==> flow/design.v <==
module Bicubic (
    input CLK,
    input RST,
    input enable,
    input [7:0] input_data,
    output logic [13:0] iaddr,
    output logic ird,
    output logic we,
    output logic [13:0] waddr,
    output logic [7:0] output_data,
    input [6:0] V0,
    input [6:0] H0,
    input [4:0] SW,
    input [4:0] SH,
    input [5:0] TW,
    input [5:0] TH,
    output logic DONE
);
parameter  IDLE=5'd0,PRE_PROCESS=5'd1,DELTA_X=5'd2,DELTA_Y=5'd3,IN16=5'd4,
           JUDGE=5'd5,Y0_ST=5'd6,Y1_ST=5'd7,Y2_ST=5'd8,Y3_ST=5'd9,X_ST=5'd10,
           Y_ST=5'd11,WRITE=5'd12,IN4=5'd13,DONE_ST=5'd14;
reg [4:0] state,next_state,cnt;
reg [6:0] q_x, q_y;
reg [7:0] win [0:15],inter [0:3],out_reg,cal_p_n1,cal_p_0,cal_p_1,
          cal_p_2,cal_result;
reg [17:0] cal_x_fp;
reg [18:0] p_x_delta, p_y_delta;
reg [24:0] p_x, p_y;        
wire x_match, y_match;
wire [24:0] x_add_delta, y_add_delta;
wire x_match_write, y_match_write;
wire x_jump_IN4;
wire [5:0] div_a=(state==DELTA_X)?SW-'d1:SH-'d1;        
wire [23:0] div_a_temp=div_a << 18;         
wire [5:0] div_b=(state==DELTA_X)?TW-'d1:TH-'d1;
wire [23:0] div_result=div_a_temp / div_b; 
assign DONE=state==DONE_ST;
assign ird='b1;
always @(posedge CLK or posedge RST) begin
    if (RST) begin
        state<=IDLE;
        cnt<=5'd0;  
    end
    else begin
        state<=next_state;
        cnt<=(state!=next_state)?5'd0:cnt+5'd1;
    end
end
always @(*) begin
    case (state)
        IDLE:next_state=(enable)?PRE_PROCESS:IDLE;
        PRE_PROCESS:next_state=DELTA_X;
        DELTA_X:next_state=(cnt==5'd5)?DELTA_Y:DELTA_X;
        DELTA_Y:next_state=(cnt==5'd5)?IN16:DELTA_Y;
        IN16:next_state=(cnt==5'd16)?JUDGE:IN16 ;         
        JUDGE:next_state=(x_match && y_match)?WRITE:(y_match)?Y_ST:(x_match)?X_ST:Y0_ST;
        Y0_ST:next_state=Y1_ST;       
        Y1_ST:next_state=Y2_ST;       
        Y2_ST:next_state=Y3_ST;       
        Y3_ST:next_state=X_ST;        
        X_ST:next_state=WRITE;        
        Y_ST:next_state=WRITE;        
        WRITE:next_state=(q_y==TH-1'd1 && q_x==TW-1'd1)?DONE_ST:(q_x==TW-1'd1)?IN16:(x_jump_IN4)?IN4:JUDGE;
        IN4:next_state=(cnt==5'd4)?JUDGE:IN4;         
        DONE_ST:next_state=IDLE;
        default:next_state=IDLE;
    endcase
end 
always @(*) begin
    case (state)
        Y0_ST:begin
            cal_x_fp=p_x[17:0];
            cal_p_n1=win[0];   
            cal_p_0=win[1];  
            cal_p_1=win[2];  
            cal_p_2=win[3];  
        end 
        Y1_ST:begin
            cal_x_fp=p_x[17:0];
            cal_p_n1=win[4];   
            cal_p_0=win[5];  
            cal_p_1=win[6];  
            cal_p_2=win[7];  
        end 
        Y2_ST:begin
            cal_x_fp=p_x[17:0];
            cal_p_n1=win[8];   
            cal_p_0=win[9];  
            cal_p_1=win[10];  
            cal_p_2=win[11];  
        end 
        Y3_ST:begin
            cal_x_fp=p_x[17:0];
            cal_p_n1=win[12];   
            cal_p_0=win[13];  
            cal_p_1=win[14];  
            cal_p_2=win[15];  
        end 
        X_ST:begin
            cal_x_fp=p_y[17:0];
            cal_p_n1=inter[0];  
            cal_p_0=inter[1];
            cal_p_1=inter[2];
            cal_p_2=inter[3];
        end 
        Y_ST:begin
            cal_x_fp=p_x[17:0];
            cal_p_n1=inter[0];  
            cal_p_0=inter[1];
            cal_p_1=inter[2];
            cal_p_2=inter[3];
        end 
        default:begin
            cal_x_fp=p_x[17:0];
            cal_p_n1=18'd0;
            cal_p_0=18'd0;
            cal_p_1=18'd0;
            cal_p_2=18'd0;
        end 
    endcase
end
always @(*) begin
    case (state)
        IN16:begin
            we=1'b0;
            output_data=8'd0;
            waddr=14'd0;
            case (cnt)
               5'd0:iaddr=(((p_x[24:18]-2'd1)<<6)+((p_x[24:18]-2'd1)<<5)+((p_x[24:18]-2'd1)<<2))+((p_y[24:18]-2'd1));
               5'd1:iaddr=(((p_x[24:18]-2'd0)<<6)+((p_x[24:18]-2'd0)<<5)+((p_x[24:18]-2'd0)<<2))+((p_y[24:18]-2'd1));
               5'd2:iaddr=(((p_x[24:18]+2'd1)<<6)+((p_x[24:18]+2'd1)<<5)+((p_x[24:18]+2'd1)<<2))+((p_y[24:18]-2'd1));
               5'd3:iaddr=(((p_x[24:18]+2'd2)<<6)+((p_x[24:18]+2'd2)<<5)+((p_x[24:18]+2'd2)<<2))+((p_y[24:18]-2'd1));
               5'd4:iaddr=(((p_x[24:18]-2'd1)<<6)+((p_x[24:18]-2'd1)<<5)+((p_x[24:18]-2'd1)<<2))+((p_y[24:18]+2'd0));
               5'd5:iaddr=(((p_x[24:18]-2'd0)<<6)+((p_x[24:18]-2'd0)<<5)+((p_x[24:18]-2'd0)<<2))+((p_y[24:18]+2'd0));
               5'd6:iaddr=(((p_x[24:18]+2'd1)<<6)+((p_x[24:18]+2'd1)<<5)+((p_x[24:18]+2'd1)<<2))+((p_y[24:18]+2'd0));
               5'd7:iaddr=(((p_x[24:18]+2'd2)<<6)+((p_x[24:18]+2'd2)<<5)+((p_x[24:18]+2'd2)<<2))+((p_y[24:18]+2'd0));
               5'd8:iaddr=(((p_x[24:18]-2'd1)<<6)+((p_x[24:18]-2'd1)<<5)+((p_x[24:18]-2'd1)<<2))+((p_y[24:18]+2'd1));
               5'd9:iaddr=(((p_x[24:18]-2'd0)<<6)+((p_x[24:18]-2'd0)<<5)+((p_x[24:18]-2'd0)<<2))+((p_y[24:18]+2'd1));
               5'd10:iaddr=(((p_x[24:18]+2'd1)<<6)+((p_x[24:18]+2'd1)<<5)+((p_x[24:18]+2'd1)<<2))+((p_y[24:18]+2'd1));
               5'd11:iaddr=(((p_x[24:18]+2'd2)<<6)+((p_x[24:18]+2'd2)<<5)+((p_x[24:18]+2'd2)<<2))+((p_y[24:18]+2'd1));
               5'd12:iaddr=(((p_x[24:18]-2'd1)<<6)+((p_x[24:18]-2'd1)<<5)+((p_x[24:18]-2'd1)<<2))+((p_y[24:18]+2'd2));
               5'd13:iaddr=(((p_x[24:18]-2'd0)<<6)+((p_x[24:18]-2'd0)<<5)+((p_x[24:18]-2'd0)<<2))+((p_y[24:18]+2'd2));
               5'd14:iaddr=(((p_x[24:18]+2'd1)<<6)+((p_x[24:18]+2'd1)<<5)+((p_x[24:18]+2'd1)<<2))+((p_y[24:18]+2'd2));
               5'd15:iaddr=(((p_x[24:18]+2'd2)<<6)+((p_x[24:18]+2'd2)<<5)+((p_x[24:18]+2'd2)<<2))+((p_y[24:18]+2'd2));
               default:iaddr=14'd0;
            endcase
        end
        IN4:begin
            we=1'b0;
            output_data=8'd0;
            waddr=14'd0;
            case (cnt)
               5'd0:iaddr=(((p_x[24:18]+2'd2)<<6)+((p_x[24:18]+2'd2)<<5)+((p_x[24:18]+2'd2)<<2))+((p_y[24:18]-2'd1));
               5'd1:iaddr=(((p_x[24:18]+2'd2)<<6)+((p_x[24:18]+2'd2)<<5)+((p_x[24:18]+2'd2)<<2))+((p_y[24:18]+2'd0));
               5'd2:iaddr=(((p_x[24:18]+2'd2)<<6)+((p_x[24:18]+2'd2)<<5)+((p_x[24:18]+2'd2)<<2))+((p_y[24:18]+2'd1));
               5'd3:iaddr=(((p_x[24:18]+2'd2)<<6)+((p_x[24:18]+2'd2)<<5)+((p_x[24:18]+2'd2)<<2))+((p_y[24:18]+2'd2));
                default:iaddr=14'd0;
            endcase
        end
        WRITE:begin
            iaddr=14'd0;
            we=1'b1;
            output_data=out_reg;
            waddr=q_x+q_y*TW;
        end
        default:begin
            output_data=8'd0;
            we=1'b0;
            iaddr=14'd0;
            waddr=14'd0;
        end 
    endcase
end
wire signed [12:0] a, b, c, d;   
assign a=- $signed({1'b0,cal_p_n1})+$signed({1'b0,cal_p_0})+$signed({1'b0,cal_p_0,1'b0}) - $signed({1'b0,cal_p_1}) - $signed({1'b0,cal_p_1,1'b0})+$signed({1'b0,cal_p_2});
assign b=$signed({1'b0,cal_p_n1,1'b0}) - $signed({1'b0,cal_p_0}) - $signed({1'b0,cal_p_0,2'b0})+$signed({1'b0,cal_p_1,2'b0}) - $signed({1'b0,cal_p_2});
assign c=- $signed({1'b0,cal_p_n1})+$signed({1'b0,cal_p_1});
assign d=$signed({1'b0,cal_p_0,1'b0});
wire [17:0] x3, x2, x1;      
wire [35:0] x2_temp,x3_temp;
assign x1=cal_x_fp;
assign x2_temp=x1 * cal_x_fp;
assign x2=x2_temp[35:18];
assign x3_temp=x2 * cal_x_fp;
assign x3=x3_temp[35:18];
wire signed [32:0] result_ext, ax, bx, cx, dx;     
assign ax=$signed(a) * $signed({1'b0,x3});
assign bx=$signed(b) * $signed({1'b0,x2});
assign cx=$signed(c) * $signed({1'b0,x1});
assign dx=$signed({d,18'd0});
assign result_ext=$signed(ax)+$signed(bx)+$signed(cx)+$signed(dx);
assign cal_result=(result_ext[32])?8'd0:(result_ext[32:18] >= 15'd511)?8'd255:result_ext[26:19]+result_ext[18];   
assign x_match=(p_x[17:13]==5'd0)||(p_x[17:13]==5'b11111);
assign y_match=(p_y[17:13]==5'd0)||(p_y[17:13]==5'b11111);
assign x_add_delta=p_x+p_x_delta;
assign y_add_delta=p_y+p_y_delta;
assign x_match_write=(x_add_delta[17:13]==5'd0)|| (x_add_delta[17:13]==5'b11111);
assign y_match_write=(y_add_delta[17:13]==5'd0)||(y_add_delta[17:13]==5'b11111);
assign x_jump_IN4=x_match_write||(x_add_delta[24:18] > p_x[24:18]);
integer i1;
always @(posedge CLK or posedge RST) begin
    if (RST) begin
        for (i1=0; i1<16; i1=i1+1) begin
            win[i1]<=8'd0;
        end
        for (i1=0; i1<4; i1=i1+1) begin
            inter[i1]<=8'd0;
        end
        out_reg<=8'd0;
        p_x_delta<=19'd0;
        p_y_delta<=19'd0;
        p_x<=25'd0;
        p_y<=25'd0;
        q_x<=25'd0;
        q_y<=25'd0;
    end
    else begin
        case (state)
            PRE_PROCESS:begin
                p_x<={H0,18'd0};
                p_y<={V0,18'd0};
                q_x<=7'd0;
                q_y<=7'd0;
            end
            DELTA_X:p_x_delta<=div_result;
            DELTA_Y:p_y_delta<=div_result;
            IN16:begin
                case (cnt)
                   5'd1:win[00]<=input_data;
                   5'd2:win[01]<=input_data;
                   5'd3:win[02]<=input_data;
                   5'd4:win[03]<=input_data;
                   5'd5:win[04]<=input_data;
                   5'd6:win[05]<=input_data;
                   5'd7:win[06]<=input_data;
                   5'd8:win[07]<=input_data;
                   5'd9:win[08]<=input_data;
                   5'd10:win[09]<=input_data;
                   5'd11:win[10]<=input_data;
                   5'd12:win[11]<=input_data;
                   5'd13:win[12]<=input_data;
                   5'd14:win[13]<=input_data;
                   5'd15:win[14]<=input_data;
                   5'd16:win[15]<=input_data;
                endcase
            end 
            JUDGE:begin
                if (next_state==WRITE) begin
                    out_reg<=win[5];
                end
                if(next_state==Y_ST) begin
                    inter[0]<=win[4];
                    inter[1]<=win[5];
                    inter[2]<=win[6];
                    inter[3]<=win[7];
                end
                else if(next_state==X_ST) begin
                    inter[0]<=win[1];
                    inter[1]<=win[5];
                    inter[2]<=win[9];
                    inter[3]<=win[13];
                end
            end
            Y0_ST:inter[0]<=cal_result;    
            Y1_ST:inter[1]<=cal_result;
            Y2_ST:inter[2]<=cal_result;
            Y3_ST:inter[3]<=cal_result;
            X_ST:out_reg<=cal_result;
            Y_ST: out_reg<=cal_result;
            WRITE:begin
                if (q_x==(TW-'d1)) begin
                    p_x<={H0,{18'd0}};
                    q_x<='d0;
                    if (y_match_write) begin
                        p_y[24:18]<=y_add_delta[24:18]+y_add_delta[17];
                        p_y[17:0]<=25'd0;                           
                    end
                    else begin
                        p_y<=y_add_delta;
                    end
                    q_y<=q_y+'d1;
                end
                else if (x_jump_IN4) begin
                    if (x_match_write) begin
                        p_x[24:18]<=x_add_delta[24:18]+x_add_delta[17];
                        p_x[17:0]<=25'd0;                           
                    end
                    else begin
                        p_x<=x_add_delta;
                    end
                    q_x<=q_x +'d1;
                end
                else begin
                    p_x<=x_add_delta;
                    q_x<=q_x +'d1;
                end
                if (x_jump_IN4) begin
                    win[00]<=win [01];
                    win[01]<=win [02];
                    win[02]<=win [03];
                    win[04]<=win [05];
                    win[05]<=win [06];
                    win[06]<=win [07];
                    win[08]<=win [09];
                    win[09]<=win [10];
                    win[10]<=win [11];
                    win[12]<=win [13];
                    win[13]<=win [14];
                    win[14]<=win [15];
                end
            end
            IN4:begin
                case (cnt)
                   5'd1:win[03]<=input_data;     
                   5'd2:win[07]<=input_data;
                   5'd3:win[11]<=input_data;
                   5'd4:win[15]<=input_data;
                endcase
            end
        endcase
    end
end
endmodule
## Tool chain data of Bicubic

Each step is given for the RTL above and for the edited RTL.
"before" refers to lines of the RTL above, "after" to lines of the edited file.
"change": "after" minus "before" as printed here. "relative change": 100 x difference / "before".
Library cell names are shortened.
Not given: n/a

- Design top: Bicubic
- Clock input: CLK
- Standard-cell library: sky130hd
- Timing corner: tt_025C_1v80

## Edit of the RTL

Unified diff, file above to edited file.
This change comes from a script, not from a designer. No optimisation was intended, and the edited design may behave differently.

```diff
@@ -8,5 +8,5 @@
     output logic we,
     output logic [13:0] waddr,
-    output logic [7:0] output_data,
+    output logic [6:0] output_data,
     input [6:0] V0,
     input [6:0] H0,
```

## Word level

Counts by Yosys on the flattened word-level netlist (proc, flatten, opt, wreduce). Print and check cells are left out.

Bit counts:

| element | before | after | change | relative change (%) |
|---|---|---|---|---|
| bits in registers | 279 | 278 | -1 | -0.36 |
| bits of input ports | 47 | 47 | 0 | 0.00 |
| output and inout bits | 39 | 38 | -1 | -2.56 |

Operators by class:

| element | before | after | change | relative change (%) |
|---|---|---|---|---|
| $add $sub $neg | 59 | 59 | 0 | 0.00 |
| $mul | 6 | 6 | 0 | 0.00 |
| divide/modulo/power cells | 1 | 1 | 0 | 0.00 |
| magnitude comparators | 2 | 2 | 0 | 0.00 |
| eq/ne operators | 65 | 65 | 0 | 0.00 |
| mux-type cells | 104 | 104 | 0 | 0.00 |
| reductions and logical operators | 44 | 44 | 0 | 0.00 |

Operators by type and width:

| cell | before | after | change | relative change (%) |
|---|---|---|---|---|
| 8-bit two-way mux | 40 | 38 | -2 | -5.00 |
| 7-bit two-way mux | 7 | 9 | +2 | +28.57 |
| 8-bit case mux with 2-bit select | 21 | 20 | -1 | -4.76 |
| 7-bit case mux with 2-bit select | 4 | 5 | +1 | +25.00 |

Unchanged operator kinds not shown: 69.

## Logic depth

Longest topological path by Yosys (ltp), each cell counted once; first at word level (registers and memories cut), then after technology mapping (sequential cells cut; the memories' decode and read muxes count).

Depth:

| element | before | after | change | relative change (%) |
|---|---|---|---|---|
| word-level depth | 17 | 17 | 0 | 0.00 |
| ABC_AREA | 0 | 0 | n/a | n/a |
| depth in mapped cells | 281 | 285 | +4 | +1.42 |

## Mapped cells and area

Source: synth_stat.txt of the flow (Yosys; design flattened, memories mapped). It holds for the ABC_AREA given above (unset counts as 0); a run with the other value may have another netlist.

Cell types:

| type | before | after | change | relative change (%) |
|---|---|---|---|---|
| a21oi_1 | 622 | 565 | -57 | -9.16 |
| o21a_1 | 53 | 95 | +42 | +79.25 |
| a22oi_1 | 48 | 67 | +19 | +39.58 |
| a31oi_1 | 32 | 50 | +18 | +56.25 |
| and4_1 | 21 | 38 | +17 | +80.95 |
| mux2_2 | 89 | 73 | -16 | -17.98 |
| xor2_1 | 141 | 126 | -15 | -10.64 |
| mux2i_1 | 93 | 78 | -15 | -16.13 |
| or2_2 | 35 | 20 | -15 | -42.86 |
| a21o_1 | 91 | 104 | +13 | +14.29 |
| o22ai_1 | 57 | 44 | -13 | -22.81 |
| inv_1 | 1624 | 1636 | +12 | +0.74 |
| nor2_1 | 808 | 796 | -12 | -1.49 |
| nor4_1 | 29 | 17 | -12 | -41.38 |
| nand2_1 | 1112 | 1123 | +11 | +0.99 |
| buf_2 | 25 | 15 | -10 | -40.00 |
| a222oi_1 | 21 | 11 | -10 | -47.62 |
| o21ai_1 | 18 | 28 | +10 | +55.56 |

Unchanged cell types not shown: 21.
Not every row of either side is listed.

Mapped netlist:

| element | before | after | change | relative change (%) |
|---|---|---|---|---|
| cells in the netlist | 9459 | 9490 | +31 | +0.33 |
| synthesis area (sq mm) | 0.0790646 | 0.079271 | +0.0002064 | +0.26 |
| sequential area (sq mm) | 0.0069817 | 0.0069567 | -0.0000250 | -0.36 |
| flip-flops | 279 | 278 | -1 | -0.36 |
| buffers | 373 | 379 | +6 | +1.61 |

## Worst setup path after synthesis

OpenSTA on the mapped netlist: ideal clock, no wires. The path of least setup slack (recovery checks aside). Input and output delay are each 20% of the period. Register names are those of the netlist, which keeps one name where synthesis merged equal registers.

Timing post-synthesis:

| element | before | after | change | relative change (%) |
|---|---|---|---|---|
| path type | input -> register | input -> register | n/a | n/a |
| start point | input TW[0] | input TH[0] | n/a | n/a |
| end point | register p_y_delta[0] | register p_y_delta[0] | n/a | n/a |
| period (ps) | 60000 | 60000 | 0 | 0.00 |
| external input delay (ps) | 12000 | 12000 | 0 | 0.00 |
| time at the first pin (ps) | 12000 | 12000 | 0 | 0.00 |
| arrival time (ps) | 63443 | 64282 | +839 | +1.32 |
| data required time (ps) | 59849 | 59859 | +10 | +0.02 |
| setup slack (ps) | -3594 | -4423 | -829 | n/a |
| delay of the path (ps) | 51594 | 52423 | +829 | +1.61 |
| driving pins on the path | 274 | 271 | -3 | -1.09 |
| synthesis period reached (ps) | 63594 | 64423 | +829 | +1.30 |

"delay of the path" = arrival - input delay + setup time.
"driving pins on the path" counts driving pins, that of a launching flip-flop among them; a cell with two outputs on the path counts twice.
"synthesis period reached" = period - worst setup slack (recovery checks aside). The figure is calculated, with input and output delays left at 20% of the set period.
The rows between start and end are the longest chain of elaborated cells between them; the timing report does not say that the signal goes this way. Where chains are equally long, one stands for them.
Each line given opens the expression or statement behind the cell; cells for indexed reads and writes are added by Yosys, which also makes memories of some case tables.

Between the ends, post-synthesis, before:
- Path through: clkbuf_1 > inv_1 > nor2_1 > a21oi_4 > inv_2 > clkbuf_1 > clkbuf_1 > clkbuf_1 > clkbuf_1 > buf_1 > clkbuf_1 > ha_1 > o211a_1 > a21oi_1 > ha_1 > nand2_1 > a21oi_1 > a311oi_2 > (+238 left out) > o21a_1 > o21ai_0 > nand2b_1 > a21oi_1 > nand2b_1 > a2111oi_4 > and3_1 > nand4_1 > clkbuf_1 > nor2_1 > a21oi_1 > ha_1 > a21oi_1 > o311ai_0 > a2111oi_2 > o2111a_1 > o2111a_1 > a41oi_1
- Length of the longest elaborated chain: 3

Ends and longest elaborated chain, post-synthesis, before:

| element | RTL line | source |
|---|---|---|
| start, declared | 15 | `input [5:0] TW,` |
| 6-bit by 1-bit subtractor with 7-bit output | 35 | `wire [5:0] div_b=(state==DELTA_X)?TW-'d1:TH-'d1;` |
| 6-bit two-way mux | 35 |  |
| 24-bit by 6-bit divider with 24-bit output | 36 | `wire [23:0] div_result=div_a_temp / div_b;` |
| end, assigned | 211 | `p_y_delta<=19'd0;` |
| end, assigned | 226 | `DELTA_Y:p_y_delta<=div_result;` |
| end, declared | 27 | `reg [18:0] p_x_delta, p_y_delta;` |

Between the ends, post-synthesis, after:
- Path through: clkbuf_1 > mux2i_1 > inv_1 > clkbuf_1 > clkbuf_1 > clkbuf_1 > clkbuf_1 > clkbuf_1 > buf_1 > ha_1 > a31oi_1 > a31oi_1 > ha_1 > nand2_1 > a21oi_1 > a311oi_1 > o21a_1 > nor2_1 > (+235 left out) > nand2b_1 > o31ai_1 > nor3b_2 > o211a_1 > and3_1 > buf_2 > mux2i_1 > o21ai_1 > ha_1 > a21o_1 > a21oi_1 > nor2_1 > a221oi_1 > o21ai_0 > nor4b_1 > o221ai_1 > and4b_1 > a31oi_1
- Length of the longest elaborated chain: 3

Ends and longest elaborated chain, post-synthesis, after:

| element | RTL line | source |
|---|---|---|
| start, declared | 16 | `input [5:0] TH,` |
| 6-bit by 1-bit subtractor with 6-bit output | 35 | `wire [5:0] div_b=(state==DELTA_X)?TW-'d1:TH-'d1;` |
| 6-bit two-way mux | 35 |  |
| 24-bit by 6-bit divider with 24-bit output | 36 | `wire [23:0] div_result=div_a_temp / div_b;` |
| end, assigned | 211 | `p_y_delta<=19'd0;` |
| end, assigned | 226 | `DELTA_Y:p_y_delta<=div_result;` |
| end, declared | 27 | `reg [18:0] p_x_delta, p_y_delta;` |

## Path in the finished layout

From the final timing report of the runs of set A: the path of least setup slack in the routed layout; clock arrival at registers is part of the times.
The path's times are printed in steps of 10 ps; the period is the one set.

Timing after layout:

| element | before | after | change | relative change (%) |
|---|---|---|---|---|
| path type | input -> register | input -> register | n/a | n/a |
| start point | input TW[0] | input TH[0] | n/a | n/a |
| end point | register p_x_delta[0] | register p_y_delta[0] | n/a | n/a |
| period (ps) | 57800 | 57800 | 0 | 0.00 |
| external input delay (ps) | 11560 | 11560 | 0 | 0.00 |
| time at the first pin (ps) | 11560 | 11560 | 0 | 0.00 |
| arrival time (ps) | 55920 | 55440 | -480 | -0.86 |
| data required time (ps) | 58220 | 58260 | +40 | +0.07 |
| setup slack (ps) | 2300 | 2820 | +520 | n/a |
| driving pins on the path | 246 | 247 | +1 | +0.41 |

The rows between start and end are the longest chain of elaborated cells between them; the timing report does not say that the signal goes this way. Where chains are equally long, one stands for them.

Between the ends, after layout, before:
- Path through: clkdlybuf4s50_1 > inv_1 > ha_2 > or3b_2 > o2bb2ai_4 > o21a_4 > o211ai_1 > a21oi_1 > ha_2 > nand2_1 > a21oi_1 > a311oi_2 > o21ai_2 > a221oi_2 > or2_4 > ha_1 > o211a_1 > a211oi_2 > (+210 left out) > o21ai_2 > nand2b_1 > a21oi_2 > nand2b_1 > a2111oi_4 > and3_4 > nand4_1 > buf_6 > buf_4 > nand2b_1 > o21ai_1 > mux2i_1 > ha_1 > a21o_1 > a21o_1 > o2111ai_1 > o2111a_1 > a41oi_1
- Length of the longest elaborated chain: 3

Ends and longest elaborated chain, after layout, before:

| element | RTL line | source |
|---|---|---|
| start, declared | 15 | `input [5:0] TW,` |
| 6-bit by 1-bit subtractor with 7-bit output | 35 | `wire [5:0] div_b=(state==DELTA_X)?TW-'d1:TH-'d1;` |
| 6-bit two-way mux | 35 |  |
| 24-bit by 6-bit divider with 24-bit output | 36 | `wire [23:0] div_result=div_a_temp / div_b;` |
| end, assigned | 210 | `p_x_delta<=19'd0;` |
| end, assigned | 225 | `DELTA_X:p_x_delta<=div_result;` |
| end, declared | 27 | `reg [18:0] p_x_delta, p_y_delta;` |

Between the ends, after layout, after:
- Path through: clkdlybuf4s50_1 > or4_4 > or4b_4 > nand3_1 > a32o_2 > a31oi_1 > a31oi_1 > ha_1 > nand2_1 > a21oi_1 > a311oi_2 > o21a_1 > nor2_1 > mux2_2 > ha_1 > o21a_1 > o21a_1 > o2bb2a_1 > (+211 left out) > a21oi_2 > nand2b_1 > o31ai_2 > nor3b_4 > o211a_1 > and3_4 > mux2i_1 > o21ai_1 > ha_1 > a21o_1 > a21oi_1 > nor2_1 > buf_4 > o31a_1 > nor4b_2 > o221ai_1 > and4b_1 > a31oi_1
- Length of the longest elaborated chain: 3

Ends and longest elaborated chain, after layout, after:

| element | RTL line | source |
|---|---|---|
| start, declared | 16 | `input [5:0] TH,` |
| 6-bit by 1-bit subtractor with 6-bit output | 35 | `wire [5:0] div_b=(state==DELTA_X)?TW-'d1:TH-'d1;` |
| 6-bit two-way mux | 35 |  |
| 24-bit by 6-bit divider with 24-bit output | 36 | `wire [23:0] div_result=div_a_temp / div_b;` |
| end, assigned | 211 | `p_y_delta<=19'd0;` |
| end, assigned | 226 | `DELTA_Y:p_y_delta<=div_result;` |
| end, declared | 27 | `reg [18:0] p_x_delta, p_y_delta;` |

## Flow runs

Runs of the flow (Yosys, OpenROAD) on both versions; the two runs of a pair have the same settings. The constraints put input and output delay at 20% of the set period each and load the outputs with 0.01 pF.

Flow settings, set A:
- CORE_UTILIZATION: 40
- period_ns: 57.8
- CAP_MARGIN: 20
- CORE_MARGIN: 2
- SLEW_MARGIN: 20

Measured results, set A:

| element | before | after | change | relative change (%) |
|---|---|---|---|---|
| mapped cell area after synthesis (sq mm) | 0.0790646 | 0.079271 | +0.0002064 | +0.26 |
| full die area (sq mm) | 0.201233 | 0.201754 | +0.000521 | +0.26 |
| std-cell area (final layout) (sq mm) | 0.086752 | 0.087011 | +0.000259 | +0.30 |
| worst slack on setup checks (ps) | 2304 | 2817 | +513 | n/a |
| clock period achieved (ps) | 55496 | 54983 | -513 | -0.92 |

Flow settings, set B:
- CELL_PAD_IN_SITES_GLOBAL_PLACEMENT: 1
- CORE_ASPECT_RATIO: 1.01
- CORE_MARGIN: 4
- CORE_UTILIZATION: 57
- CTS_CLUSTER_DIAMETER: 279
- CTS_CLUSTER_SIZE: 40
- HOLD_SLACK_MARGIN: 0.02
- PLACE_DENSITY_LB_ADDON: 0.08
- SETUP_SLACK_MARGIN: 5.0
- period_ns: 62.8
- CAP_MARGIN: 20
- SLEW_MARGIN: 20

Measured results, set B:

| element | before | after | change | relative change (%) |
|---|---|---|---|---|
| mapped cell area after synthesis (sq mm) | 0.0790646 | 0.079271 | +0.0002064 | +0.26 |
| full die area (sq mm) | 0.144733 | 0.145102 | +0.000369 | +0.25 |
| std-cell area (final layout) (sq mm) | 0.0857047 | 0.0865042 | +0.0007995 | +0.93 |
| worst slack on setup checks (ps) | 7029 | 5965 | -1064 | n/a |
| clock period achieved (ps) | 55771 | 56835 | +1064 | +1.91 |

"clock period achieved" is the run's clock period less its worst setup slack. It is reckoned from that one timing run; input and output delays stay at 20% of the period that was set.
